==> flow/design.v <==
`timescale 1ns / 1ps
module main(
    input clk,rst,start,
    input [3:0]ip,
    output reg [59:0]ans,
    output reg finish
    );
    parameter [6:0]addr_max=100;
    reg [59:0]max,adder;
    reg [3:0]bram[addr_max-1:0];
    reg [6:0]addr,index,index_max;
    reg [3:0]state;
    always @(posedge clk)
    begin
        if(rst)
        begin
            addr<=0;ans<=0;max<=0;
            index<=0;index_max<=addr_max-12;
            state<=0;
            finish<=1;
        end
        else 
        begin
            case(state)
            0:
            begin
                addr<=0;ans<=adder;max<=0;
                index<=0;index_max<=addr_max-12;
                if(start)
                begin
                    finish<=0;
                    state<=1;
                end
                else finish<=1;
            end
            1:
            begin
                if(addr>=addr_max)
                begin
                    state<=2;
                    addr<=0;
                end
                else 
                begin
                    bram[addr]<=ip;
                    addr<=addr+1;
                end
            end
            2:
            begin
                if(addr<=index_max) 
                begin
                    if(bram[addr]>max[3:0])
                    begin
                        index<=addr;    
                        max[3:0]<=bram[addr];
                    end
                    addr<=addr+1;
                end
                else
                begin
                    addr<=index+1;
                    if(index_max>=99)state<=0;
                    else 
                    begin
                        index_max<=index_max+1;       
                        max<=max<<4;
                    end
                end
            end
            endcase        
        end   
    end
    reg [15:0]c;
    wire [15:0]cin={c[15:1],1'b0};
    genvar i;
    generate 
        for(i=1;i<16;i=i+1)
        begin:bcd_adder
            always @(*)
            begin
                if(rst) 
                begin
                    adder[4*i-1:4*(i-1)]=0;
                    c[i]=0;
                end
                else if(cin[i-1]+max[4*i-1:4*(i-1)]+ans[4*i-1:4*(i-1)]>9)
                begin
                    adder[4*i-1:4*(i-1)]=cin[i-1]+ans[4*i-1:4*(i-1)]+max[4*i-1:4*(i-1)]-10;
                    c[i]=1;
                end
                else
                begin
                    adder[4*i-1:4*(i-1)]=cin[i-1]+ans[4*i-1:4*(i-1)]+max[4*i-1:4*(i-1)];
                    c[i]=0;
                end
            end
        end
    endgenerate
endmodule
### Tool chain data of main

What the tools print for main, step after step.
Line numbers count from 1 in the design file above.
A cell with - has no value.

| inputs | value |
|---|---|
| design top | main |
| clock port | clk |
| cell library | sky130hd |
| corner | tt_025C_1v80 |

### Word level

Yosys after proc, flatten, opt, wreduce and memory -nomap, before mapping. Print and check cells are not counted.
Memory sizes are those after Yosys's memory passes, which may raise the word count (mostly to a power of two), join words into wider ones and drop unused or constant bits.

| word-level totals | value |
|---|---|
| ROM bits | 0 |
| memories | 1 |
| output and inout port bits | 61 |
| input port bits | 7 |
| cells after elaboration | 227 |
| bits in latches | 0 |
| clocked read ports x word width | 4 |
| bits in writable memories | 400 |
| flip-flop bits (word level) | 146 |

Memories:

| name | depth | bits a word | read ports | write ports | line | RTL |
|---|---|---|---|---|---|---|
| bram | 100 | 4 | 1 | 1 | 10 | `reg [3:0]bram[addr_max-1:0];` |

| operators by class | value |
|---|---|
| equality and inequality tests | 11 |
| $add $sub $neg | 105 |
| bitwise operators | 0 |
| mux-type cells | 76 |
| divide/modulo/power cells | 0 |
| order comparisons | 19 |
| shift operators | 0 |
| reductions and logical operators | 7 |
| multipliers | 0 |

Operators by type and width:

| operator | number |
|---|---|
| adder 4 bit | 30 |
| adder 1 x 4 -> 4 bit | 28 |
| parallel mux 56 bit (select 2 bit) | 1 |
| two-way mux 56 bit | 2 |
| two-way mux 4 bit | 25 |
| adder 5 x 4 -> 6 bit | 14 |
| greater-than comparator 6 x 4 -> 1 bit (second input constant) | 14 |
| two-way mux 7 bit | 11 |
| adder 1 x 4 -> 5 bit | 14 |
| subtractor 4 bit (second input constant) | 15 |
| two-way mux 1 bit | 32 |
| parallel mux 7 bit (select 2 bit) | 2 |
| adder 7 x 1 -> 7 bit (second input constant) | 3 |
| parallel mux 7 bit (select 3 bit) | 1 |
| != test 2 bit (second input constant) | 7 |
| >= comparator 7 bit (second input constant) | 2 |
| parallel mux 4 bit (select 3 bit) | 1 |
| AND reduction 3 bit | 3 |
| parallel mux 4 bit (select 2 bit) | 1 |
| <= comparator 7 bit | 1 |
| != test 3 bit (second input constant) | 2 |
| adder 4 x 4 -> 5 bit | 1 |
| greater-than comparator 5 x 4 -> 1 bit (second input constant) | 1 |
| AND reduction 5 bit | 1 |
| == test 4 x 1 -> 1 bit (second input constant) | 1 |
| == test 4 x 2 -> 1 bit (second input constant) | 1 |
| greater-than comparator 4 bit | 1 |
| logical NOT 4 bit | 1 |

Not listed: further kinds 2, cells in them 2.

### Logic depth

Longest topological path by Yosys (ltp), each cell counted once; first at word level (registers and memories cut), then after technology mapping (sequential cells cut; the memories' decode and read muxes count).

| logic depth | value |
|---|---|
| depth in word-level cells | 73 |
| ABC_AREA | 0 |
| depth in mapped cells | 120 |
| gate-level depth less buffers | 120 |

### Mapped cells and area

The flow's flattened synthesis, as Yosys stat reports it; memories are mapped. The netlist is that of the ABC_AREA named above (0 if unset); the other value can give another one.

Cell types:

| cell type | number | total area (µm²) |
|---|---|---|
| sky130_fd_sc_hd__edfxtp_1 | 400 | 1.2E+04 |
| sky130_fd_sc_hd__dfxtp_1 | 152 | 3.04E+03 |
| sky130_fd_sc_hd__mux4_2 | 98 | 2.21E+03 |
| sky130_fd_sc_hd__ha_1 | 106 | 1.33E+03 |
| sky130_fd_sc_hd__fa_1 | 44 | 880.845 |
| sky130_fd_sc_hd__nor2_1 | 209 | 784.502 |
| sky130_fd_sc_hd__inv_1 | 162 | 608.083 |
| sky130_fd_sc_hd__nand2_1 | 143 | 536.765 |
| sky130_fd_sc_hd__a21oi_1 | 103 | 515.494 |
| sky130_fd_sc_hd__nand3_1 | 93 | 465.446 |
| sky130_fd_sc_hd__xnor2_1 | 40 | 350.336 |
| sky130_fd_sc_hd__a211oi_1 | 44 | 330.317 |
| sky130_fd_sc_hd__mux2i_1 | 33 | 330.317 |
| sky130_fd_sc_hd__a22oi_1 | 37 | 277.766 |
| sky130_fd_sc_hd__clkbuf_1 | 51 | 191.434 |
| sky130_fd_sc_hd__xor2_1 | 18 | 157.651 |
| sky130_fd_sc_hd__nor2b_1 | 21 | 131.376 |
| sky130_fd_sc_hd__nor3b_1 | 17 | 127.622 |

Not listed: further types 45, cells in them 236.

| mapped netlist | value |
|---|---|
| area of sequential cells | 15,054.4 µm² |
| cell count | 2,007 |
| buffers | 97 |
| flip-flops | 552 |
| chip area (Yosys) | 25,957.4 µm² |

### Timing after synthesis

Source: OpenSTA report_checks on the synthesized netlist (no wires, ideal clock, input and output delay 20% of the period each), path of least setup slack; recovery checks are left aside. Register names are those of the netlist, which keeps one name where synthesis merged equal registers.

| timing path after synthesis | value |
|---|---|
| path type | input to register |
| start | in rst |
| end | reg ans[58] |
| external input delay | 5.000 ns |
| path buffers | 2 |
| clock period | 25.0 ns |
| delay of the path | 21.899 ns |
| data arrival time | 26.766 ns |
| data required time | 24.867 ns |
| path slack | -1.900 ns |
| time at the first pin | 5.000 ns |
| stages on the path | 103 |
| library setup time | 0.133 ns |
| synthesis period reached | 26.9 ns |

"delay of the path" = arrival - input delay + setup time.
"stages on the path": output pins that drive a net of the path, with the launching flip-flop's if there is one; two outputs of one cell count as two.
"synthesis period reached" = period - worst setup slack (recovery checks aside). The figure is calculated, with input and output delays left at 20% of the set period.
The rows between start and end are the longest chain of elaborated cells between them; the timing report does not say that the signal goes this way. Where chains are equally long, one stands for them.
Each line given opens the expression or statement behind the cell; cells for indexed reads and writes are added by Yosys, which also makes memories of some case tables.

| between the ends, after synthesis | value |
|---|---|
| cell sequence | sky130_fd_sc_hd__clkbuf_1 sky130_fd_sc_hd__inv_1 sky130_fd_sc_hd__clkbuf_1 sky130_fd_sc_hd__nand2_1 sky130_fd_sc_hd__fa_1 sky130_fd_sc_hd__inv_1 sky130_fd_sc_hd__fa_1 sky130_fd_sc_hd__xor2_1 sky130_fd_sc_hd__nor2_1 sky130_fd_sc_hd__o31ai_1 sky130_fd_sc_hd__nand2_1 sky130_fd_sc_hd__fa_1 sky130_fd_sc_hd__inv_1 sky130_fd_sc_hd__fa_1 sky130_fd_sc_hd__xor2_1 sky130_fd_sc_hd__nor2_1 sky130_fd_sc_hd__o31ai_1 sky130_fd_sc_hd__nand2_1 (+67 left out) sky130_fd_sc_hd__nor2_1 sky130_fd_sc_hd__o31ai_1 sky130_fd_sc_hd__nand2_1 sky130_fd_sc_hd__fa_1 sky130_fd_sc_hd__inv_1 sky130_fd_sc_hd__fa_1 sky130_fd_sc_hd__xor2_1 sky130_fd_sc_hd__nor2_1 sky130_fd_sc_hd__o31ai_1 sky130_fd_sc_hd__nand2_1 sky130_fd_sc_hd__fa_1 sky130_fd_sc_hd__inv_1 sky130_fd_sc_hd__fa_1 sky130_fd_sc_hd__xor2_1 sky130_fd_sc_hd__nor2_1 sky130_fd_sc_hd__o31ai_1 sky130_fd_sc_hd__mux2i_1 sky130_fd_sc_hd__o22ai_1 |
| length of the longest elaborated chain | 70 |
| elaborated cells on any way between the ends | 75 |
| RTL lines with such cells | 4 |
| those cells by class | 33 x add/sub; 14 x compare; 28 x mux |

RTL lines, path after synthesis:

| item | line | RTL |
|---|---|---|
| from (decl) | 3 | `input clk,rst,start,` |
| two-way mux 1 bit | 82 | `if(rst)` |
| adder 1 x 4 -> 5 bit | 87 | `else if(cin[i-1]+max[4*i-1:4*(i-1)]+ans[4*i-1:4*(i-1)]>9)` |
| adder 5 x 4 -> 6 bit | 87 |  |
| greater-than comparator 6 x 4 -> 1 bit | 87 |  |
| two-way mux 1 bit | 87 |  |
| two-way mux 1 bit | 82 |  |
| adder 1 x 4 -> 5 bit | 87 |  |
| (+56 left out) | - |  |
| greater-than comparator 6 x 4 -> 1 bit | 87 |  |
| two-way mux 1 bit | 87 |  |
| two-way mux 1 bit | 82 |  |
| adder 1 x 4 -> 4 bit | 89 | `adder[4*i-1:4*(i-1)]=cin[i-1]+ans[4*i-1:4*(i-1)]+max[4*i-1:4*(i-1)]-10;` |
| adder 4 bit | 89 |  |
| subtractor 4 bit | 89 |  |
| two-way mux 4 bit | 87 |  |
| to (assign) | 17 | `addr<=0;ans<=0;max<=0;` |
| to (assign) | 27 | `addr<=0;ans<=adder;max<=0;` |
| to (decl) | 5 | `output reg [59:0]ans,` |

### Timing after layout

From the final timing report of entry A: the path of least setup slack in the routed layout; clock arrival at registers is part of the times.

| timing path after layout | value |
|---|---|
| path type | input to register |
| start | in rst |
| end | reg ans[58] |
| path buffers | 1 |
| path slack | 1.20 ns |
| external input delay | 5.00 ns |
| library setup time | 0.17 ns |
| data arrival time | 24.27 ns |
| clock period | 25.0 ns |
| stages on the path | 102 |
| time at the first pin | 5.00 ns |
| data required time | 25.47 ns |

The rows between start and end are the longest chain of elaborated cells between them; the timing report does not say that the signal goes this way. Where chains are equally long, one stands for them.

| between the ends, after layout | value |
|---|---|
| cell sequence | sky130_fd_sc_hd__buf_4 sky130_fd_sc_hd__inv_1 sky130_fd_sc_hd__nand2_1 sky130_fd_sc_hd__fa_1 sky130_fd_sc_hd__inv_1 sky130_fd_sc_hd__fa_2 sky130_fd_sc_hd__xor2_2 sky130_fd_sc_hd__nor2_1 sky130_fd_sc_hd__o31ai_2 sky130_fd_sc_hd__nand2_1 sky130_fd_sc_hd__fa_1 sky130_fd_sc_hd__inv_1 sky130_fd_sc_hd__fa_2 sky130_fd_sc_hd__xor2_2 sky130_fd_sc_hd__nor2_1 sky130_fd_sc_hd__o31ai_2 sky130_fd_sc_hd__nand2_1 sky130_fd_sc_hd__fa_2 (+66 left out) sky130_fd_sc_hd__nor2_1 sky130_fd_sc_hd__o31ai_4 sky130_fd_sc_hd__nand2_1 sky130_fd_sc_hd__fa_1 sky130_fd_sc_hd__inv_1 sky130_fd_sc_hd__fa_2 sky130_fd_sc_hd__xor2_2 sky130_fd_sc_hd__nor2_1 sky130_fd_sc_hd__o31ai_4 sky130_fd_sc_hd__nand2_1 sky130_fd_sc_hd__fa_1 sky130_fd_sc_hd__inv_2 sky130_fd_sc_hd__fa_2 sky130_fd_sc_hd__xor2_2 sky130_fd_sc_hd__nor2_1 sky130_fd_sc_hd__o31ai_4 sky130_fd_sc_hd__mux2i_1 sky130_fd_sc_hd__o22ai_1 |
| length of the longest elaborated chain | 70 |
| elaborated cells on any way between the ends | 75 |
| RTL lines with such cells | 4 |
| those cells by class | 33 x add/sub; 14 x compare; 28 x mux |

RTL lines, path after layout:

| item | line | RTL |
|---|---|---|
| from (decl) | 3 | `input clk,rst,start,` |
| two-way mux 1 bit | 82 | `if(rst)` |
| adder 1 x 4 -> 5 bit | 87 | `else if(cin[i-1]+max[4*i-1:4*(i-1)]+ans[4*i-1:4*(i-1)]>9)` |
| adder 5 x 4 -> 6 bit | 87 |  |
| greater-than comparator 6 x 4 -> 1 bit | 87 |  |
| two-way mux 1 bit | 87 |  |
| two-way mux 1 bit | 82 |  |
| adder 1 x 4 -> 5 bit | 87 |  |
| (+56 left out) | - |  |
| greater-than comparator 6 x 4 -> 1 bit | 87 |  |
| two-way mux 1 bit | 87 |  |
| two-way mux 1 bit | 82 |  |
| adder 1 x 4 -> 4 bit | 89 | `adder[4*i-1:4*(i-1)]=cin[i-1]+ans[4*i-1:4*(i-1)]+max[4*i-1:4*(i-1)]-10;` |
| adder 4 bit | 89 |  |
| subtractor 4 bit | 89 |  |
| two-way mux 4 bit | 87 |  |
| to (assign) | 17 | `addr<=0;ans<=0;max<=0;` |
| to (assign) | 27 | `addr<=0;ans<=adder;max<=0;` |
| to (decl) | 5 | `output reg [59:0]ans,` |

Flow measurements of main on sky130hd: 4 stored runs with different settings, listed in no order. Input and output delays are each 20% of the period that was set; the output load is 0.01 pF.
By "period reached" is meant the clock period of the run minus its worst setup slack. This is arithmetic on one report: input and output delays are still those of the set period (20% each).
"time of the worst setup path" = time allowed to the worst setup path (clock period - input delay - output delay, where it has them) - its slack; a late launch clock adds to it, a late capture clock takes from it.
"total power after layout": no workload was simulated; the value follows from the tool's default switching activity.

## Entry A

==> flow/run.sh <==
#!/bin/bash
# the make line also repeats the synthesis and layout settings of config.mk as NAME=value (left out here)
make -C /OpenROAD-flow-scripts/flow DESIGN_CONFIG=/design/flow/config.mk WORK_HOME=/design/flow/orfs CLKGATE_MAP_FILE= finish
==> flow/config.mk <==
export PLATFORM = sky130hd
export DESIGN_NAME = main
export DESIGN_NICKNAME = main
export VERILOG_FILES = /design/flow/design.v
export SDC_FILE = /design/flow/constraint.sdc
export NUM_CORES = 4
export LEC_CHECK = 0
export CAP_MARGIN = 20
export CORE_MARGIN = 2
export CORE_UTILIZATION = 40
export SLEW_MARGIN = 20
==> flow/constraint.sdc <==
create_clock -name core_clock -period 25.0 [get_ports {clk}]
set_input_delay 5.0000 -clock core_clock [delete_from_list [all_inputs] [get_ports {clk}]]
set_output_delay 5.0000 -clock core_clock [all_outputs]
set_load 0.01 [all_outputs]

| result of entry A | value |
|---|---|
| setup slack of the critical path | 1.195 ns |
| time of the worst setup path | 18.80 ns |
| worst setup path kind | input to register |
| period reached | 23.805 ns |
| synthesized cell area | 25,957.4 µm² |
| post-route utilization | 46.2% |
| worst hold slack | 0.448 ns |
| standard-cell area after layout | 29,703.5 µm² |
| total power after layout | 1.995 mW |
| final setup TNS | 0.000 ns |
| die footprint | 66,946.4 µm² |

## Entry B

==> flow/run.sh <==
#!/bin/bash
# the make line also repeats the synthesis and layout settings of config.mk as NAME=value (left out here)
make -C /OpenROAD-flow-scripts/flow DESIGN_CONFIG=/design/flow/config.mk WORK_HOME=/design/flow/orfs CLKGATE_MAP_FILE= finish
==> flow/config.mk <==
export PLATFORM = sky130hd
export DESIGN_NAME = main
export DESIGN_NICKNAME = main
export VERILOG_FILES = /design/flow/design.v
export SDC_FILE = /design/flow/constraint.sdc
export NUM_CORES = 4
export LEC_CHECK = 0
export CAP_MARGIN = 20
export CORE_MARGIN = 2
export CORE_UTILIZATION = 40
export SLEW_MARGIN = 20
==> flow/constraint.sdc <==
create_clock -name core_clock -period 21.9 [get_ports {clk}]
set_input_delay 4.3800 -clock core_clock [delete_from_list [all_inputs] [get_ports {clk}]]
set_output_delay 4.3800 -clock core_clock [all_outputs]
set_load 0.01 [all_outputs]

| result of entry B | value |
|---|---|
| setup slack of the critical path | 0.130 ns |
| time of the worst setup path | 17.39 ns |
| worst setup path kind | input to register |
| period reached | 21.770 ns |
| synthesized cell area | 25,957.4 µm² |
| post-route utilization | 47.3% |
| worst hold slack | 0.475 ns |
| standard-cell area after layout | 30,415.4 µm² |
| total power after layout | 2.328 mW |
| final setup TNS | 0.000 ns |
| die footprint | 66,946.4 µm² |

## Entry C

==> flow/run.sh <==
#!/bin/bash
# the make line also repeats the synthesis and layout settings of config.mk as NAME=value (left out here)
make -C /OpenROAD-flow-scripts/flow DESIGN_CONFIG=/design/flow/config.mk WORK_HOME=/design/flow/orfs CLKGATE_MAP_FILE= finish
==> flow/config.mk <==
export PLATFORM = sky130hd
export DESIGN_NAME = main
export DESIGN_NICKNAME = main
export VERILOG_FILES = /design/flow/design.v
export SDC_FILE = /design/flow/constraint.sdc
export NUM_CORES = 4
export LEC_CHECK = 0
export CAP_MARGIN = 0
export CELL_PAD_IN_SITES_DETAIL_PLACEMENT = 2
export CORE_ASPECT_RATIO = 1.62
export CORE_MARGIN = 7
export CORE_UTILIZATION = 45
export CTS_CLUSTER_SIZE = 87
export GPL_TIMING_DRIVEN = 0
export HOLD_SLACK_MARGIN = -0.06
export PLACE_DENSITY = 0.48
export SLEW_MARGIN = 0
export TNS_END_PERCENT = 45
==> flow/constraint.sdc <==
create_clock -name core_clock -period 25.0 [get_ports {clk}]
set_input_delay 5.0000 -clock core_clock [delete_from_list [all_inputs] [get_ports {clk}]]
set_output_delay 5.0000 -clock core_clock [all_outputs]
set_load 0.01 [all_outputs]

| result of entry C | value |
|---|---|
| setup slack of the critical path | 0.844 ns |
| time of the worst setup path | 19.16 ns |
| worst setup path kind | input to register |
| period reached | 24.156 ns |
| synthesized cell area | 25,957.4 µm² |
| post-route utilization | 53.0% |
| worst hold slack | 0.476 ns |
| standard-cell area after layout | 30,092.6 µm² |
| total power after layout | 2.007 mW |
| final setup TNS | 0.000 ns |
| die footprint | 64,799.6 µm² |

## Entry D

==> flow/run.sh <==
#!/bin/bash
# the make line also repeats the synthesis and layout settings of config.mk as NAME=value (left out here)
make -C /OpenROAD-flow-scripts/flow DESIGN_CONFIG=/design/flow/config.mk WORK_HOME=/design/flow/orfs CLKGATE_MAP_FILE= finish
==> flow/config.mk <==
export PLATFORM = sky130hd
export DESIGN_NAME = main
export DESIGN_NICKNAME = main
export VERILOG_FILES = /design/flow/design.v
export SDC_FILE = /design/flow/constraint.sdc
export NUM_CORES = 4
export LEC_CHECK = 0
export CAP_MARGIN = 35
export CELL_PAD_IN_SITES_DETAIL_PLACEMENT = 1
export CELL_PAD_IN_SITES_GLOBAL_PLACEMENT = 2
export CORE_ASPECT_RATIO = 0.94
export CORE_MARGIN = 7
export CORE_UTILIZATION = 62
export CTS_CLUSTER_DIAMETER = 119
export CTS_CLUSTER_SIZE = 76
export MAX_ROUTING_LAYER = met4
export MIN_ROUTING_LAYER = met1
export PLACE_DENSITY = 0.65
export SLEW_MARGIN = 30
==> flow/constraint.sdc <==
create_clock -name core_clock -period 35.4 [get_ports {clk}]
set_input_delay 7.0800 -clock core_clock [delete_from_list [all_inputs] [get_ports {clk}]]
set_output_delay 7.0800 -clock core_clock [all_outputs]
set_load 0.01 [all_outputs]

| result of entry D | value |
|---|---|
| setup slack of the critical path | 3.133 ns |
| time of the worst setup path | 25.19 ns |
| worst setup path kind | input to register |
| period reached | 32.267 ns |
| synthesized cell area | 25,957.4 µm² |
| post-route utilization | 66.9% |
| worst hold slack | 0.408 ns |
| standard-cell area after layout | 27,586.5 µm² |
| total power after layout | 1.069 mW |
| final setup TNS | 0.000 ns |
| die footprint | 47,794.0 µm² |
